==> flow/design.v <==
`timescale 1ns/1ns
module dma_ahb_fifo_sync_small
     #(parameter FDW =32,   
                 FAW =4,   
                 FULN=4)   
(
       input   wire           rst  
     , input   wire           clr  
     , input   wire           clk
     , output  wire           wr_rdy
     , input   wire           wr_vld
     , input   wire [FDW-1:0] wr_din
     , input   wire           rd_rdy
     , output  wire           rd_vld
     , output  wire [FDW-1:0] rd_dout
     , output  wire           full
     , output  wire           empty
     , output  wire           fullN   
     , output  wire           emptyN  
     , output  reg  [FAW:0]   rd_cnt  
     , output  wire [FAW:0]   wr_cnt  
);
   localparam FDT = 1<<FAW;
   reg  [FAW:0]   fifo_head;  
   reg  [FAW:0]   fifo_tail;  
   reg  [FAW:0]   next_tail;
   reg  [FAW:0]   next_head;
   wire [FAW-1:0] read_addr = (rd_vld&rd_rdy) ? next_head[FAW-1:0]
                                              : fifo_head[FAW-1:0];
   always @(posedge clk or posedge rst) begin
      if (rst) begin
          fifo_tail <= 0;
          next_tail <= 1;
      end else if (clr) begin
          fifo_tail <= 0;
          next_tail <= 1;
      end else begin
          if (!full && wr_vld) begin
              fifo_tail <= next_tail;
              next_tail <= next_tail + 1;
          end 
      end
   end
   always @(posedge clk or posedge rst) begin
      if (rst) begin
          fifo_head <= 0;
          next_head <= 1;
      end else if (clr) begin
          fifo_head <= 0;
          next_head <= 1;
      end else begin
          if (!empty && rd_rdy) begin
              fifo_head <= next_head;
              next_head <= next_head + 1;
          end
      end
   end
   assign  wr_cnt = FDT-rd_cnt;
   always @(posedge clk or posedge rst) begin
      if (rst) begin
         rd_cnt <= 0;
      end else if (clr) begin
         rd_cnt <= 0;
      end else begin
         if (wr_vld&&!full&&(!rd_rdy||(rd_rdy&&empty))) begin
             rd_cnt <= rd_cnt + 1;
         end else
         if (rd_rdy&&!empty&&(!wr_vld||(wr_vld&&full))) begin
             rd_cnt <= rd_cnt - 1;
         end
      end
   end
   assign rd_vld = ~empty;
   assign wr_rdy = ~full;
   assign empty  = (fifo_head == fifo_tail);
   assign full   = (rd_cnt>=FDT);
   assign fullN  = (rd_cnt>=(FDT-FULN));
   assign emptyN = (rd_cnt<=FULN);
   reg [FDW-1:0] Mem [0:FDT-1];
   assign rd_dout  = Mem[fifo_head[FAW-1:0]];
   always @(posedge clk) begin
       if (!full && wr_vld) begin
           Mem[fifo_tail[FAW-1:0]] <= wr_din;
       end
   end
endmodule
`timescale 1ns/1ns
module dma_ahb_csr #(parameter T_ADDR_WID=8)
(
       input   wire                   RESET_N
     , input   wire                   CLK
     , input   wire [T_ADDR_WID-1:0]  T_ADDR
     , input   wire                   T_WREN
     , input   wire                   T_RDEN
     , input   wire [31:0]            T_WDATA
     , output  reg  [31:0]            T_RDATA
     , output  wire                   IRQ
     , output  wire            DMA_EN
     , output  wire            DMA_GO
     , input   wire            DMA_BUSY
     , input   wire            DMA_DONE
     , output  wire  [31:0]    DMA_SRC
     , output  wire  [31:0]    DMA_DST
     , output  wire  [15:0]    DMA_BNUM  
     , output  wire  [ 4:0]    DMA_BURST  
);
   localparam CSRA_NAME0   = 8'h00,
              CSRA_NAME1   = 8'h04,
              CSRA_NAME2   = 8'h08,
              CSRA_NAME3   = 8'h0C,
              CSRA_COMP0   = 8'h10,
              CSRA_COMP1   = 8'h14,
              CSRA_COMP2   = 8'h18,
              CSRA_COMP3   = 8'h1C,
              CSRA_VERSION = 8'h20,
              CSRA_CONTROL = 8'h30,
              CSRA_NUM     = 8'h40,
              CSRA_SOURCE  = 8'h44,
              CSRA_DEST    = 8'h48;
   wire [31:0] csr_name0   = "DMA "; 
   wire [31:0] csr_name1   = "AHB "; 
   wire [31:0] csr_name2   = "    "; 
   wire [31:0] csr_name3   = "    "; 
   wire [31:0] csr_comp0   = "DYNA"; 
   wire [31:0] csr_comp1   = "LITH"; 
   wire [31:0] csr_comp2   = "    "; 
   wire [31:0] csr_comp3   = "    "; 
   wire [31:0] csr_version = 32'h20140429;
   reg         csr_ctl_en;  
   reg         csr_ctl_ip;  
   reg         csr_ctl_ie;  
   reg         csr_num_go;  
   reg  [ 4:0] csr_num_burst;  
   reg  [15:0] csr_num_byte;  
   reg  [31:0] csr_source;  
   reg  [31:0] csr_dest;  
   always @ (posedge CLK or negedge RESET_N) begin
   if (RESET_N==1'b0) begin
       T_RDATA <= 'h0;
   end else begin
      if (T_RDEN) begin
         case (T_ADDR) 
           CSRA_NAME0   : T_RDATA <= csr_name0  ;
           CSRA_NAME1   : T_RDATA <= csr_name1  ;
           CSRA_NAME2   : T_RDATA <= csr_name2  ;
           CSRA_NAME3   : T_RDATA <= csr_name3  ;
           CSRA_COMP0   : T_RDATA <= csr_comp0  ;
           CSRA_COMP1   : T_RDATA <= csr_comp1  ;
           CSRA_COMP2   : T_RDATA <= csr_comp2  ;
           CSRA_COMP3   : T_RDATA <= csr_comp3  ;
           CSRA_VERSION : T_RDATA <= csr_version;
           CSRA_CONTROL : T_RDATA <= {csr_ctl_en  
                                     ,29'h0       
                                     ,csr_ctl_ip  
                                     ,csr_ctl_ie  
                                     };
           CSRA_NUM     : T_RDATA <= {csr_num_go     
                                     ,DMA_BUSY       
                                     ,DMA_DONE       
                                     ,8'h0          
                                     ,csr_num_burst  
                                     ,csr_num_byte   
                                     };
           CSRA_SOURCE  : T_RDATA <= csr_source;
           CSRA_DEST    : T_RDATA <= csr_dest;
           default: begin
                    T_RDATA <=32'h0;
           end
         endcase
      end else T_RDATA <= 'h0;
   end  
   end  
   always @ (posedge CLK or negedge RESET_N) begin
   if (RESET_N==1'b0) begin
       csr_ctl_en    <= 1'b0;
       csr_num_burst <= 1'b1;
       csr_num_byte  <= 16'h0;
       csr_source    <= 32'h0;
       csr_dest      <= 32'h0;
   end else begin
      if (T_WREN) begin
         case (T_ADDR) 
           CSRA_CONTROL : csr_ctl_en  
                          <= T_WDATA[31];
           CSRA_NUM     : begin
                          csr_num_burst  
                          <= (T_WDATA[20:16]<4) ? 1
                           : (T_WDATA[20:16]<8) ? 4
                           : (T_WDATA[20:16]<16) ? 8
                           : 16;
                          csr_num_byte   
                          <= T_WDATA[15:0];
                          end
           CSRA_SOURCE  : csr_source <= T_WDATA;
           CSRA_DEST    : csr_dest <= T_WDATA;
         endcase
      end
   end  
   end  
   always @ (posedge CLK or negedge RESET_N) begin
   if (RESET_N==1'b0) begin
       csr_num_go <= 1'b0;  
   end else begin
       if (T_WREN&&(T_ADDR==CSRA_NUM)) begin
           csr_num_go  <= csr_ctl_en & T_WDATA[31];
       end else begin
           if (DMA_DONE) csr_num_go <= 1'b0;
       end
   end  
   end  
   always @ (posedge CLK or negedge RESET_N) begin
   if (RESET_N==1'b0) begin
       csr_ctl_ie <= 1'b0;  
       csr_ctl_ip <= 1'b0;  
   end else begin
       if (T_WREN&&(T_ADDR==CSRA_CONTROL)) begin
           csr_ctl_ie            <= T_WDATA[0];
           csr_ctl_ip            <= (T_WDATA[1]==1'b1) ? 1'b0 : csr_ctl_ip;
       end else begin
           if (csr_ctl_ie & DMA_GO & DMA_DONE)
               csr_ctl_ip <= 1'b1;
       end
   end  
   end  
   assign IRQ = csr_ctl_ip;
   assign DMA_EN = csr_ctl_en;
   assign DMA_GO = csr_ctl_en & csr_num_go;
   assign DMA_SRC = csr_source;
   assign DMA_DST = csr_dest;
   assign DMA_BNUM = csr_num_byte;
   assign DMA_BURST = csr_num_burst;
endmodule
`timescale  1ns/1ns
module dma_ahb_csr_ahb
(
       input   wire          HRESETn 
     , input   wire          HCLK
     , input   wire          HSEL
     , input   wire  [31:0]  HADDR
     , input   wire  [ 1:0]  HTRANS
     , input   wire          HWRITE
     , input   wire  [ 2:0]  HSIZE
     , input   wire  [ 2:0]  HBURST
     , input   wire  [31:0]  HWDATA
     , output  reg   [31:0]  HRDATA
     , output  wire  [ 1:0]  HRESP
     , input   wire          HREADYin
     , output  reg           HREADYout
     , output  wire          IRQ
     , output  wire          DMA_EN
     , output  wire          DMA_GO
     , input   wire          DMA_BUSY
     , input   wire          DMA_DONE
     , output  wire  [31:0]  DMA_SRC
     , output  wire  [31:0]  DMA_DST
     , output  wire  [15:0]  DMA_BNUM  
     , output  wire  [ 4:0]  DMA_BURST  
);
   assign HRESP = 2'b00;  
   localparam T_ADDR_WID = 8;
   reg  [T_ADDR_WID-1:0] T_ADDR;
   reg                   T_WREN;
   reg                   T_RDEN;
   reg  [31:0]           T_WDATA;  
   wire [31:0]           T_RDATA;  
   reg  [ 2:0]           T_SIZE;
   reg [2:0] state;
   localparam STH_IDLE   = 3'h0,
              STH_WRITE0 = 3'h1,
              STH_WRITE1 = 3'h2,
              STH_READ0  = 3'h3, 
              STH_READ1  = 3'h4;
   always @ (posedge HCLK or negedge HRESETn) begin
       if (HRESETn==0) begin
           HRDATA    <=  ~'h0;
           HREADYout <=  1'b1;
           T_ADDR    <=   'h0;
           T_WREN    <=  1'b0;
           T_RDEN    <=  1'b0;
           T_WDATA   <=  ~'h0;
           T_SIZE    <=  3'h0;
           state     <= STH_IDLE;
       end else begin  
           case (state)
           STH_IDLE: begin
                T_RDEN    <= 1'b0;
                T_WREN    <= 1'b0;
                if (HSEL && HREADYin) begin
                   case (HTRANS)
                   2'b00, 2'b01: begin  
                          HREADYout <= 1'b1;
                          T_RDEN    <= 1'b0;
                          T_WREN    <= 1'b0;
                          state     <= STH_IDLE;
                    end  
                   2'b10, 2'b11: begin  
                          HREADYout <= 1'b0;
                          T_ADDR    <= HADDR[T_ADDR_WID-1:0];
                          T_SIZE    <= HSIZE;
                          if (HWRITE) begin  
                              state  <= STH_WRITE0;
                          end else begin  
                              T_RDEN <= 1'b1;  
                              state  <= STH_READ0;
                          end
                    end  
                   endcase  
                end else begin 
                    T_WREN    <= 1'b0;
                    T_RDEN    <= 1'b0;
                    HREADYout <= 1'b1;
                end
                end  
           STH_WRITE0: begin
                     T_WREN    <= 1'b1;
                     T_WDATA   <= HWDATA;
                     HREADYout <= 1'b1;
                     state     <= STH_WRITE1;
                end  
           STH_WRITE1: begin
                     T_WREN    <= 1'b0;
                     T_WDATA   <= 32'b0;
                     HREADYout <= 1'b1;
                     state     <= STH_IDLE;
                end  
           STH_READ0: begin
                    T_RDEN    <= 1'b0;
                    state     <= STH_READ1;
                end  
           STH_READ1: begin
                    HREADYout <= 1'b1;
                    HRDATA    <= T_RDATA;
                    state     <= STH_IDLE;
                end  
           endcase  
       end  
   end  
   dma_ahb_csr #(.T_ADDR_WID(T_ADDR_WID))
   u_csr (
       .RESET_N   (HRESETn)
     , .CLK       (HCLK   )
     , .T_ADDR    (T_ADDR )
     , .T_WREN    (T_WREN )
     , .T_RDEN    (T_RDEN )
     , .T_WDATA   (T_WDATA)
     , .T_RDATA   (T_RDATA)
     , .IRQ       (IRQ    )
     , .DMA_EN    (DMA_EN   )
     , .DMA_GO    (DMA_GO   )
     , .DMA_BUSY  (DMA_BUSY )
     , .DMA_DONE  (DMA_DONE )
     , .DMA_SRC   (DMA_SRC  )
     , .DMA_DST   (DMA_DST  )
     , .DMA_BNUM  (DMA_BNUM ) 
     , .DMA_BURST (DMA_BURST) 
   );
endmodule
`timescale 1ns/1ns
module dma_ahb_master
(
       input   wire            HRESETn
     , input   wire            HCLK
     , output  reg             HBUSREQ
     , input   wire            HGRANT
     , output  reg   [31:0]    HADDR
     , output  reg   [ 1:0]    HTRANS
     , output  reg             HWRITE
     , output  reg   [ 2:0]    HSIZE
     , output  reg   [ 2:0]    HBURST
     , output  wire  [ 3:0]    HPROT
     , output  reg   [31:0]    HWDATA
     , input   wire  [31:0]    HRDATA
     , input   wire  [ 1:0]    HRESP
     , input   wire            HREADY
     , input   wire            DMA_EN
     , input   wire            DMA_GO
     , output  reg             DMA_BUSY
     , output  reg             DMA_DONE
     , input   wire  [31:0]    DMA_SRC
     , input   wire  [31:0]    DMA_DST
     , input   wire  [15:0]    DMA_BNUM  
     , input   wire  [ 4:0]    DMA_BURST  
);
   assign HPROT  = 4'b0011;
   reg [31:0] dma_rd_addr;
   reg [15:0] dma_rd_bnum;
   reg [ 4:0] dma_rd_burst;
   reg [31:0] dma_rd_data;
   reg [31:0] dma_wr_addr;
   reg [15:0] dma_wr_bnum;
   reg [ 4:0] dma_wr_burst;
   reg [31:0] dma_wr_data;
   reg        dma_wr_data_vld;
   reg [ 6:0] bnum;  
   reg         fifo_wr_vld;
   wire        fifo_wr_rdy;
   reg  [31:0] fifo_wr_dat;
   wire        fifo_rd_vld;
   reg         fifo_rd_rdy;
   wire [31:0] fifo_rd_dat;
   wire        fifo_empty ;
   wire        fifo_full  ;
   localparam ST_READY    = 'h0
            , ST_START    = 'h1
            , ST_RD_ARB_S = 'h2
            , ST_RD_S0    = 'h3
            , ST_RD_S1    = 'h4
            , ST_WR_ARB_S = 'h5
            , ST_WR_S0    = 'h6
            , ST_WR_S1    = 'h7
            , ST_RD_ARB_B = 'h8
            , ST_RD_B0    = 'h9
            , ST_RD_B1    = 'hA
            , ST_RD_B2    = 'hB
            , ST_WR_ARB_B = 'hC
            , ST_WR_B0    = 'hD
            , ST_CHECK    = 'hE
            , ST_DONE     = 'hF;
   reg [3:0] state;
   always @ (posedge HCLK or negedge HRESETn) begin
   if (HRESETn==1'b0) begin
       HBUSREQ         <=  1'b0;
       HADDR           <=~32'h0;
       HTRANS          <=  2'b0;
       HSIZE           <=  3'b0;
       HBURST          <=  3'b0;
       HWRITE          <=  1'b0;
       HWDATA          <=~32'h0;
       DMA_BUSY        <=  1'b0;
       DMA_DONE        <=  1'b0;
       dma_rd_addr     <=~32'h0;
       dma_rd_bnum     <= 16'h0;  
       dma_rd_burst    <=  5'h0;
       dma_rd_data     <=~32'h0;
       dma_wr_addr     <=~32'h0;
       dma_wr_bnum     <= 16'h0;  
       dma_wr_burst    <=  5'h0;
       dma_wr_data     <=~32'h0;
       dma_wr_data_vld <= 1'b0;
       bnum            <=  6'h0;  
       fifo_wr_vld     <=  1'b0;
       fifo_wr_dat     <= 32'h0;
       fifo_rd_rdy     <=  1'b0;
       state           <= ST_READY;
   end else if (DMA_EN==1'b0) begin
       HBUSREQ         <=  1'b0;
       HADDR           <=~32'h0;
       HTRANS          <=  2'b0;
       HSIZE           <=  3'b0;
       HBURST          <=  3'b0;
       HWRITE          <=  1'b0;
       HWDATA          <=~32'h0;
       DMA_BUSY        <=  1'b0;
       DMA_DONE        <=  1'b0;
       dma_rd_addr     <=~32'h0;
       dma_rd_bnum     <= 16'h0;  
       dma_rd_burst    <=  5'h0;
       dma_rd_data     <=~32'h0;
       dma_wr_addr     <=~32'h0;
       dma_wr_bnum     <= 16'h0;  
       dma_wr_burst    <=  5'h0;
       dma_wr_data     <=~32'h0;
       dma_wr_data_vld <= 1'b0;
       bnum            <=  6'h0;  
       fifo_wr_vld     <=  1'b0;
       fifo_wr_dat     <= 32'h0;
       fifo_rd_rdy     <=  1'b0;
       state           <= ST_READY;
   end else begin
   case (state)
   ST_READY: begin
      if ((DMA_GO==1'b1)&&(DMA_BNUM>0)&&(DMA_BURST>0)) begin
          DMA_BUSY     <= 1'b1;
          DMA_DONE     <= 1'b0;
          dma_rd_addr  <= DMA_SRC;
          dma_rd_bnum  <= DMA_BNUM;
          dma_rd_burst <=  5'h0;
          dma_wr_addr  <= DMA_DST;
          dma_wr_bnum  <= DMA_BNUM;
          dma_wr_burst <=  5'h0;
          bnum         <=  6'h0;
          HBUSREQ      <=  1'b1;  
          state        <= ST_START;
      end
      end  
   ST_START: begin
      HBUSREQ <= 1'b1;
      if ( (DMA_BURST==5'h1)||          
           (dma_rd_addr[1:0]!=2'b00)||  
           (dma_rd_bnum<4)||            
           (dma_rd_bnum<(DMA_BURST<<2))) begin
           bnum  <= (dma_rd_addr[1:0]!=2'b00) ? 1
                  : (dma_rd_bnum<4) ? 1
                  : 4;
           state <= ST_RD_ARB_S;
      end else begin
           bnum  <= 4;
           state <= ST_RD_ARB_B;
      end
      end  
   ST_RD_ARB_S: begin
      if (HGRANT&HREADY) begin
          HBUSREQ <= 1'b0;
          HADDR   <= dma_rd_addr;
          HSIZE   <= (bnum==1'b1) ? 3'b000 : 3'b010;  
          HTRANS  <= 2'b10;   
          HBURST  <= 3'b000;  
          state   <= ST_RD_S0;
      end
      end  
   ST_RD_S0: begin
      if (HREADY==1'b1) begin
          HTRANS  <= 2'b00;  
          state   <= ST_RD_S1;
      end
      end  
   ST_RD_S1: begin
      if (HREADY==1'b1) begin
          dma_rd_addr   <= dma_rd_addr + bnum;
          dma_rd_bnum   <= dma_rd_bnum - bnum;
          dma_rd_data   <= HRDATA;
          HBUSREQ       <= 1'b1;
          state         <= ST_WR_ARB_S;
      end
      end  
   ST_WR_ARB_S: begin
      if (HGRANT&HREADY) begin
          HBUSREQ  <= 1'b0;
          HADDR    <= dma_wr_addr;
          HWRITE   <= 1'b1;
          HSIZE   <= (bnum==1'b1) ? 3'b000 : 3'b010;  
          HTRANS   <= 2'b10;  
          HBURST   <= 3'b000;  
          state    <= ST_WR_S0;
      end
      end  
   ST_WR_S0: begin
      if (HREADY==1'b1) begin
          HTRANS      <= 2'b00;  
          HWRITE      <= 1'b0;
          HWDATA      <= dma_rd_data;
          dma_wr_addr <= dma_wr_addr + bnum;
          dma_wr_bnum <= dma_wr_bnum - bnum;
          state       <= ST_WR_S1;
      end
      end  
   ST_WR_S1: begin
      if (HREADY==1'b1) begin
          state       <= ST_CHECK;
      end
      end  
   ST_RD_ARB_B: begin
      if (HGRANT&HREADY) begin
          HADDR   <= dma_rd_addr;
          HSIZE   <= 3'b010;  
          HTRANS  <= 2'b10;   
          case (DMA_BURST)
           4: HBURST <= 3'b011;  
           8: HBURST <= 3'b101;  
          16: HBURST <= 3'b111;  
          default: HBURST <= 3'b001;  
          endcase
          dma_rd_addr  <= dma_rd_addr + bnum;
          dma_rd_burst <= dma_rd_burst + 1;
          state        <= ST_RD_B0;
      end
      end  
   ST_RD_B0: begin
      if (HREADY==1'b1) begin
          if (dma_rd_burst<DMA_BURST) begin
              HADDR        <= dma_rd_addr;
              HTRANS       <= 2'b11;   
              dma_rd_addr  <= dma_rd_addr + bnum;
              dma_rd_burst <= dma_rd_burst + 1;
          end else begin
              HBUSREQ     <= 1'b0;
              HTRANS      <= 2'b00;   
          end
          state <= ST_RD_B1;
      end
      end  
   ST_RD_B1: begin
      if (HREADY==1'b1) begin
          dma_rd_bnum <= dma_rd_bnum - bnum;
          fifo_wr_vld <= 1'b1;
          fifo_wr_dat <= HRDATA;
          if (dma_rd_burst<DMA_BURST) begin
              HADDR        <= dma_rd_addr;
              HTRANS       <= 2'b11;   
              dma_rd_addr  <= dma_rd_addr + bnum;
              dma_rd_burst <= dma_rd_burst + 1;
          end else begin
              HTRANS      <= 2'b00;   
          end
          if (dma_rd_burst==(DMA_BURST-2)) begin
              HBUSREQ     <= 1'b0;
          end
          if (dma_rd_burst==DMA_BURST) begin
              state   <= ST_RD_B2;
          end
      end else begin
          fifo_wr_vld <= 1'b0;
      end
      end  
   ST_RD_B2: begin
      if (HREADY==1'b1) begin
          dma_rd_bnum <= dma_rd_bnum - bnum;
          fifo_wr_vld <= 1'b1;
          fifo_wr_dat <= HRDATA;
          HBUSREQ <= 1'b1;
          state   <= ST_WR_ARB_B;
      end else begin
          fifo_wr_vld <= 1'b0;
      end
      end  
   ST_WR_ARB_B: begin
      fifo_wr_vld <= 1'b0;
      if (HGRANT&HREADY) begin
          HADDR   <= dma_wr_addr;
          HWRITE  <= 1'b1;
          HSIZE   <= 3'b010;  
          HTRANS  <= 2'b10;   
          case (DMA_BURST)
           4: HBURST <= 3'b011;  
           8: HBURST <= 3'b101;  
          16: HBURST <= 3'b111;  
          default: HBURST <= 3'b001;  
          endcase
          dma_wr_addr  <= dma_wr_addr + bnum;
          dma_wr_burst <= dma_wr_burst + 1;
          fifo_rd_rdy  <= 1'b1;
          state        <= ST_WR_B0;
      end
      end  
   ST_WR_B0: begin
      if (HREADY==1'b1) begin
          HWDATA          <= (dma_wr_data_vld) ? dma_wr_data : fifo_rd_dat;
          dma_wr_data_vld <= 1'b0;
          fifo_rd_rdy     <= 1'b1;
          dma_wr_bnum     <= dma_wr_bnum - bnum;
          if (dma_wr_burst<DMA_BURST) begin
              HADDR        <= dma_wr_addr;
              HTRANS       <= 2'b11;   
              dma_wr_addr  <= dma_wr_addr + bnum;
              dma_wr_burst <= dma_wr_burst + 1;
          end else begin
              HWRITE  <= 1'b0;
              HTRANS  <= 2'b00;   
          end
          if (dma_wr_burst==(DMA_BURST-2)) begin
              HBUSREQ <= 1'b0;
          end 
          if (dma_wr_burst==DMA_BURST) begin
              fifo_rd_rdy <= 1'b0;
              state       <= ST_CHECK;
          end
      end else begin
          fifo_rd_rdy     <= 1'b0;
          dma_wr_data_vld <= 1'b1;
          dma_wr_data     <= (dma_wr_data_vld) ? dma_wr_data : fifo_rd_dat;
      end
      end  
   ST_CHECK: begin
      fifo_rd_rdy <= 1'b0;
      if (HREADY==1'b0) begin
      end else if (dma_rd_bnum>0) begin
         HBUSREQ      <= 1'b1;
         dma_rd_burst <= 5'h0;
         dma_wr_burst <= 5'h0;
         state        <= ST_START;
      end else begin
         DMA_BUSY <= 1'b0;
         DMA_DONE <= 1'b1;
         state    <= ST_DONE;
      end
      end  
   ST_DONE: begin
      if (DMA_GO==1'b0) begin
         DMA_DONE <= 1'b0;
         state    <= ST_READY;
      end
      end  
   endcase
   end  
   end  
   dma_ahb_fifo_sync_small
   u_fifo (
       .rst     (~HRESETn   ) 
     , .clr     (1'b0       ) 
     , .clk     (HCLK       )
     , .wr_rdy  (fifo_wr_rdy)
     , .wr_vld  (fifo_wr_vld)
     , .wr_din  (fifo_wr_dat)
     , .rd_rdy  (fifo_rd_rdy)
     , .rd_vld  (fifo_rd_vld)
     , .rd_dout (fifo_rd_dat)
     , .full    (fifo_full  )
     , .empty   (fifo_empty )
     , .fullN   () 
     , .emptyN  () 
     , .rd_cnt  () 
     , .wr_cnt  () 
   );
endmodule
`timescale 1ns/1ns
module dma_ahb_simple
(
       input   wire          HRESETn
     , input   wire          HCLK
     , input   wire          S_HSEL
     , input   wire  [31:0]  S_HADDR
     , input   wire  [ 1:0]  S_HTRANS
     , input   wire          S_HWRITE
     , input   wire  [ 2:0]  S_HSIZE
     , input   wire  [ 2:0]  S_HBURST
     , input   wire  [31:0]  S_HWDATA
     , output  wire  [31:0]  S_HRDATA
     , output  wire  [ 1:0]  S_HRESP
     , input   wire          S_HREADYin
     , output  wire          S_HREADYout
     , output  wire          IRQ
     , output  wire          M_HBUSREQ
     , input   wire          M_HGRANT
     , output  wire  [31:0]  M_HADDR
     , output  wire  [ 1:0]  M_HTRANS
     , output  wire          M_HWRITE
     , output  wire  [ 2:0]  M_HSIZE
     , output  wire  [ 2:0]  M_HBURST
     , output  wire  [ 3:0]  M_HPROT
     , output  wire  [31:0]  M_HWDATA
     , input   wire  [31:0]  M_HRDATA
     , input   wire  [ 1:0]  M_HRESP
     , input   wire          M_HREADY
);
   wire            DMA_EN   ;  
   wire            DMA_GO   ;
   wire            DMA_BUSY ;
   wire            DMA_DONE ;
   wire  [31:0]    DMA_SRC  ;  
   wire  [31:0]    DMA_DST  ;  
   wire  [15:0]    DMA_BNUM ;  
   wire  [ 4:0]    DMA_BURST;  
   dma_ahb_csr_ahb
   u_csr (
       .HRESETn   (HRESETn    )
     , .HCLK      (HCLK       )
     , .HSEL      (S_HSEL     )
     , .HADDR     (S_HADDR    )
     , .HTRANS    (S_HTRANS   )
     , .HWRITE    (S_HWRITE   )
     , .HSIZE     (S_HSIZE    )
     , .HBURST    (S_HBURST   )
     , .HWDATA    (S_HWDATA   )
     , .HRDATA    (S_HRDATA   )
     , .HRESP     (S_HRESP    )
     , .HREADYin  (S_HREADYin )
     , .HREADYout (S_HREADYout)
     , .IRQ       (IRQ        )
     , .DMA_EN    (DMA_EN     )
     , .DMA_GO    (DMA_GO     )
     , .DMA_BUSY  (DMA_BUSY   )
     , .DMA_DONE  (DMA_DONE   )
     , .DMA_SRC   (DMA_SRC    )
     , .DMA_DST   (DMA_DST    )
     , .DMA_BNUM  (DMA_BNUM   )
     , .DMA_BURST (DMA_BURST  )
   );
   dma_ahb_master
   u_master (
       .HRESETn   (HRESETn    )
     , .HCLK      (HCLK       )
     , .HBUSREQ   (M_HBUSREQ  )
     , .HGRANT    (M_HGRANT   )
     , .HADDR     (M_HADDR    )
     , .HTRANS    (M_HTRANS   )
     , .HWRITE    (M_HWRITE   )
     , .HSIZE     (M_HSIZE    )
     , .HBURST    (M_HBURST   )
     , .HPROT     (M_HPROT    )
     , .HWDATA    (M_HWDATA   )
     , .HRDATA    (M_HRDATA   )
     , .HRESP     (M_HRESP    )
     , .HREADY    (M_HREADY   )
     , .DMA_EN    (DMA_EN     )
     , .DMA_GO    (DMA_GO     )
     , .DMA_BUSY  (DMA_BUSY   )
     , .DMA_DONE  (DMA_DONE   )
     , .DMA_SRC   (DMA_SRC    )
     , .DMA_DST   (DMA_DST    )
     , .DMA_BNUM  (DMA_BNUM   )
     , .DMA_BURST (DMA_BURST  )
   );
endmodule
Reports on dma_ahb_simple
Tool output for the design above, in the order of the flow. Lines are those of the file above, counted from 1. Not given: -

Top: dma_ahb_simple. Clock: HCLK. Cell library: sky130hd. Corner: tt_025C_1v80.

Word-level counts
Counts by Yosys on the flattened word-level netlist (proc, flatten, opt, wreduce; memories kept). Register bits leave out memories and registers merged into their read ports (data or address). Print and check cells are left out. Cells with the same type and inputs are merged into one. Yosys's memory passes give these memory sizes; they may raise the number of words (mostly to a power of two), join words into wider ones and drop unused or constant bits.

The figure for add/subtract/negate cells is 10. Under multipliers stands 0. The figure for div/mod/pow operators is 0. Under $lt $le $gt $ge stands 11. Under equality and inequality tests stands 103. Under shift operators stands 0. For muxes and demuxes the number is 164. Under bitwise operators stands 5. Under reductions and logical operators stands 75.

Operators by type and width (number): two-way mux 32 bit (33); case mux 32 bit (select 4 bit) (3); case mux 32 bit (select 10 bit) (1); case mux 32 bit (select 2 bit) (2); two-way mux 4 bit (21); two-way mux 5 bit (16); adder 32 x 7 -> 32 bit (2); equality test 5 x 32 -> 1 bit (2); case mux 4 bit (select 16 bit) (1); != test 3 bit (second input constant) (18); != test 3 x 2 -> 1 bit (second input constant) (17); two-way mux 16 bit (3); two-way mux 1 bit (43); case mux 5 bit (select 4 bit) (2); > comparator 16 x 1 -> 1 bit (second input constant) (2); equality test 4 bit (second input constant) (8); equality test 8 x 5 -> 1 bit (second input constant) (4); case mux 16 bit (select 2 bit) (1); two-way mux 7 bit (4); adder 5 x 1 -> 5 bit (second input constant) (5); != test 5 x 1 -> 1 bit (second input constant) (5); OR reduction 2 bit (12); equality test 8 x 7 -> 1 bit (second input constant) (3); two-way mux 3 bit (8); AND reduction 2 bit (11); AND reduction 7 bit (3); AND reduction 18 bit (1); case mux 3 bit (select 2 bit) (3).

Not listed: further kinds 62, cells in them 134.

Flip-flop bits (word level): 500. Under latch bits stands 0. The figure for memory bits (writable) is 512. The figure for memory bits (read-only) is 0. The entry for word width x clocked read ports reads 0. Under memory cells stands 1. Under bits of input ports stands 113. The entry for cells after elaboration reads 412.

Memory list: u_master.u_fifo.Mem (words 16, width 32, read ports 1, write ports 1, RTL line 79) `reg [FDW-1:0] Mem [0:FDT-1];`.

Depth
Depth = most cells in a row (Yosys ltp): at word level without a register or memory, in the mapped netlist without a sequential cell, where the memories' decode and read muxes count.

The entry for depth after elaboration reads 7. The figure for ABC_AREA is 1. The entry for depth in mapped cells reads 16.

Mapped cells and area
Source: synth_stat.txt of the flow (Yosys; design flattened, memories mapped). It holds for the ABC_AREA given above (unset counts as 0); a run with the other value may have another netlist. The area totals of this step are shown rounded.

Cell types: sky130_fd_sc_hd__edfxtp_1 (number 512, area in all 1.54E+04 µm²); sky130_fd_sc_hd__dfstp_2 (number 262, area in all 6.88E+03 µm²); sky130_fd_sc_hd__nand2_1 (number 1778, area in all 6.67E+03 µm²); sky130_fd_sc_hd__dfrtp_1 (number 244, area in all 6.11E+03 µm²); sky130_fd_sc_hd__nand3_1 (number 531, area in all 2.66E+03 µm²); sky130_fd_sc_hd__inv_1 (number 687, area in all 2.58E+03 µm²); sky130_fd_sc_hd__o21ai_0 (number 313, area in all 1.57E+03 µm²); sky130_fd_sc_hd__nor2_1 (number 260, area in all 975.936 µm²); sky130_fd_sc_hd__a21oi_1 (number 177, area in all 885.85 µm²); sky130_fd_sc_hd__clkbuf_1 (number 138, area in all 517.997 µm²); sky130_fd_sc_hd__ha_1 (number 30, area in all 375.36 µm²); sky130_fd_sc_hd__o21ai_1 (number 67, area in all 335.322 µm²); sky130_fd_sc_hd__buf_2 (number 57, area in all 285.274 µm²); sky130_fd_sc_hd__xor2_1 (number 32, area in all 280.269 µm²); sky130_fd_sc_hd__a22oi_1 (number 34, area in all 255.245 µm²); sky130_fd_sc_hd__buf_1 (number 43, area in all 161.405 µm²); sky130_fd_sc_hd__nor3_1 (number 26, area in all 130.125 µm²); sky130_fd_sc_hd__a31oi_1 (number 19, area in all 118.864 µm²).

Other cell types: 34; their cells: 165.

For standard cells after synthesis the number is 5375. The figure for mapped area is 47350 µm². The figure for sequential part of the area is 28360 µm². For flip-flop cells the number is 1018. For buffers the number is 259.

Path before layout
OpenSTA on the mapped netlist: ideal clock, no wires. The path of least setup slack (recovery checks aside). Input and output delay are each 20% of the period. Register names are those of the netlist, which keeps one name where synthesis merged equal registers.

Path kind: reg2reg. Start point: register u_master.u_fifo.rd_cnt[4]. End point: memory u_master.u_fifo.Mem[4][0]. The entry for period reads 4.5 ns. Under library setup time stands 0.421 ns. The entry for data arrival time reads 2.116 ns. Under data required time stands 4.079 ns. The entry for path slack reads 1.963 ns. Under delay of the path stands 2.537 ns. Under stages on the path stands 6. For synthesis period reached the number is 2.537 ns.

"delay of the path" = arrival - input delay + setup time. "stages on the path": output pins that drive a net of the path, with the launching flip-flop's if there is one; two outputs of one cell count as two. "synthesis period reached" = period - worst setup slack (recovery checks aside). The figure is calculated, with input and output delays left at 20% of the set period. The rows between start and end are the longest chain of elaborated cells between them; the timing report does not say that the signal goes this way. Where chains are equally long, one stands for them. Each line given opens the expression or statement behind the cell; cells for indexed reads and writes are added by Yosys, which also makes memories of some case tables. A register here has more assigning lines than the two given. The path ends at the enable pin of a flip-flop; only ways to that pin are counted.

Cell sequence: sky130_fd_sc_hd__dfrtp_1 sky130_fd_sc_hd__inv_1 sky130_fd_sc_hd__nand2_1 sky130_fd_sc_hd__clkinv_1 sky130_fd_sc_hd__nand3b_1 sky130_fd_sc_hd__nor2_1. Under length of the longest elaborated chain stands 4.

Ends and longest elaborated chain, after synthesis: start: declaration (RTL line 20) `, output  reg  [FAW:0]   rd_cnt`; start: assignment (RTL line 66) `rd_cnt <= rd_cnt + 1;`; start: assignment (RTL line 69) `rd_cnt <= rd_cnt - 1;`; >= comparator 5 bit (RTL line 76) `assign full   = (rd_cnt>=FDT);`; zero test 1 bit (RTL line 82) `if (!full && wr_vld) begin`; logical AND 1 bit (RTL line 82); two-way mux 4 bit (RTL line 82); end: declaration (RTL line 79) `reg [FDW-1:0] Mem [0:FDT-1];`.

Path in the finished layout
From the final timing report of flow run 1: the path of least setup slack in the routed layout; clock arrival at registers is part of the times.

Path kind: reg2reg. Start point: register u_master.u_fifo.fifo_head[0]. End point: register u_master.HWDATA[17]. The entry for period reads 4.5 ns. Under library setup time stands 0.08 ns. The entry for data arrival time reads 4.16 ns. Under data required time stands 5.17 ns. The entry for path slack reads 1.01 ns. Under stages on the path stands 13.

The rows between start and end are the longest chain of elaborated cells between them; the timing report does not say that the signal goes this way. Where chains are equally long, one stands for them. A memory read counts as a cell of the chain, while the word-level depth stops at memories. A register here has more assigning lines than the two given.

Cell sequence: sky130_fd_sc_hd__dfrtp_4 sky130_fd_sc_hd__buf_4 sky130_fd_sc_hd__buf_4 sky130_fd_sc_hd__nand2_1 sky130_fd_sc_hd__nand2_1 sky130_fd_sc_hd__nand2_1 sky130_fd_sc_hd__nand3_1 sky130_fd_sc_hd__nand2_1 sky130_fd_sc_hd__nand2_1 sky130_fd_sc_hd__nand3_1 sky130_fd_sc_hd__nand2_1 sky130_fd_sc_hd__nand2_1 sky130_fd_sc_hd__a21oi_1. Under length of the longest elaborated chain stands 5.

Ends and longest elaborated chain, after layout: start: declaration (RTL line 24) `reg  [FAW:0]   fifo_head;`; start: assignment (RTL line 46) `fifo_head <= 0;`; start: assignment (RTL line 53) `fifo_head <= next_head;`; memory (16 x 32 bit) (RTL line 79) `reg [FDW-1:0] Mem [0:FDT-1];`; two-way mux 32 bit (RTL line 637) `HWDATA          <= (dma_wr_data_vld) ? dma_wr_data : fifo_rd_dat;`; two-way mux 32 bit (RTL line 636) `if (HREADY==1'b1) begin`; case mux 32 bit (select 2 bit) (RTL line 470) `case (state)`; two-way mux 32 bit (RTL line 445) `end else if (DMA_EN==1'b0) begin`; end: assignment (RTL line 428) `HWDATA          <=~32'h0;`; end: assignment (RTL line 452) `HWDATA          <=~32'h0;`; end: declaration (RTL line 371) `, output  reg   [31:0]    HWDATA`.

## Implementation results

Module dma_ahb_simple, platform sky130hd: 5 stored runs of the flow (Yosys, OpenROAD) with differing settings, in no particular order. Input and output delays are each 20% of the period that was set; the output load is 0.01 pF. "clock period achieved" is the run's clock period less its worst setup slack. It is reckoned from that one timing run; input and output delays stay at 20% of the period that was set. "time used up by the worst setup path" = time allowed to the worst setup path (clock period - input delay - output delay, where it has them) - its slack; a late launch clock adds to it, a late capture clock takes from it. By "total design power" is meant OpenSTA's value without simulated activity: inputs other than the clock are taken to toggle once in ten clock periods, and the tool carries that through the logic. The measured numbers are rounded.

Flow run 1 has these settings: ABC_AREA 1; CAP_MARGIN 25; CELL_PAD_IN_SITES_DETAIL_PLACEMENT 2; CELL_PAD_IN_SITES_GLOBAL_PLACEMENT 2; CORE_ASPECT_RATIO 0.97; CTS_CLUSTER_DIAMETER 366; GPL_ROUTABILITY_DRIVEN 1; HOLD_SLACK_MARGIN 0.13; MAX_ROUTING_LAYER met4; MIN_ROUTING_LAYER met2; PLACE_DENSITY_LB_ADDON 0.05; SETUP_SLACK_MARGIN 0.36; period_ns 4.5; CORE_MARGIN 2; CORE_UTILIZATION 40; SLEW_MARGIN 20. The measured chip area in the Yosys report is 47350 µm². The total die area is 121100 µm². The standard-cell area after layout reads 54980 µm². The final utilization is 46.7%. The measured setup slack of the worst path is 1.011 ns. The setup TNS reads 0.000 ns. The measured total design power is 20500 µW. The measured clock period achieved is 3.489 ns. The time used up by the worst setup path comes to 3.49 ns. Critical path kind: reg2reg.

Flow run 2 has these settings: CAP_MARGIN 15; CELL_PAD_IN_SITES_DETAIL_PLACEMENT 0; CORE_UTILIZATION 54; CTS_CLUSTER_SIZE 84; MAX_ROUTING_LAYER met5; PLACE_DENSITY_LB_ADDON 0.28; SETUP_SLACK_MARGIN 0.37; SLEW_MARGIN 20; period_ns 5.0; CORE_MARGIN 2. The measured chip area in the Yosys report is 43520 µm². The total die area is 82870 µm². The standard-cell area after layout reads 50020 µm². The final utilization is 62.4%. The measured setup slack of the worst path is 1.405 ns. The setup TNS reads 0.000 ns. The measured total design power is 16380 µW. The measured clock period achieved is 3.595 ns. The time used up by the worst setup path comes to 3.59 ns. Critical path kind: reg2reg.

Flow run 3 has these settings: CELL_PAD_IN_SITES_GLOBAL_PLACEMENT 3; CORE_UTILIZATION 21; CTS_CLUSTER_SIZE 62; GPL_TIMING_DRIVEN 0; HOLD_SLACK_MARGIN -0.05; MAX_ROUTING_LAYER met5; MIN_ROUTING_LAYER met1; PLACE_DENSITY_LB_ADDON 0.3; SETUP_SLACK_MARGIN -0.12; SLEW_MARGIN 0; TNS_END_PERCENT 30; period_ns 3.31; CAP_MARGIN 20; CORE_MARGIN 2. The measured chip area in the Yosys report is 43520 µm². The total die area is 210900 µm². The standard-cell area after layout reads 54110 µm². The final utilization is 26.2%. The measured setup slack of the worst path is -0.094 ns. The setup TNS reads -0.129 ns. The measured total design power is 27090 µW. The measured clock period achieved is 3.404 ns. The time used up by the worst setup path comes to 3.40 ns. Critical path kind: reg2reg.

Flow run 4 has these settings: ABC_AREA 1; CELL_PAD_IN_SITES_GLOBAL_PLACEMENT 1; CORE_MARGIN 3; CORE_UTILIZATION 71; GPL_ROUTABILITY_DRIVEN 0; PLACE_DENSITY 0.52; SETUP_SLACK_MARGIN 0.99; period_ns 3.4; CAP_MARGIN 20; SLEW_MARGIN 20. Outcome: stopped before the end: placement reported GPL-0301.

Flow run 5 has these settings: period_ns 4.5; CAP_MARGIN 20; CORE_MARGIN 2; CORE_UTILIZATION 40; SLEW_MARGIN 20. The measured chip area in the Yosys report is 43520 µm². The total die area is 111400 µm². The standard-cell area after layout reads 50910 µm². The final utilization is 47.0%. The measured setup slack of the worst path is 1.248 ns. The setup TNS reads 0.000 ns. The measured total design power is 19010 µW. The measured clock period achieved is 3.252 ns. The time used up by the worst setup path comes to 3.25 ns. Critical path kind: reg2reg.
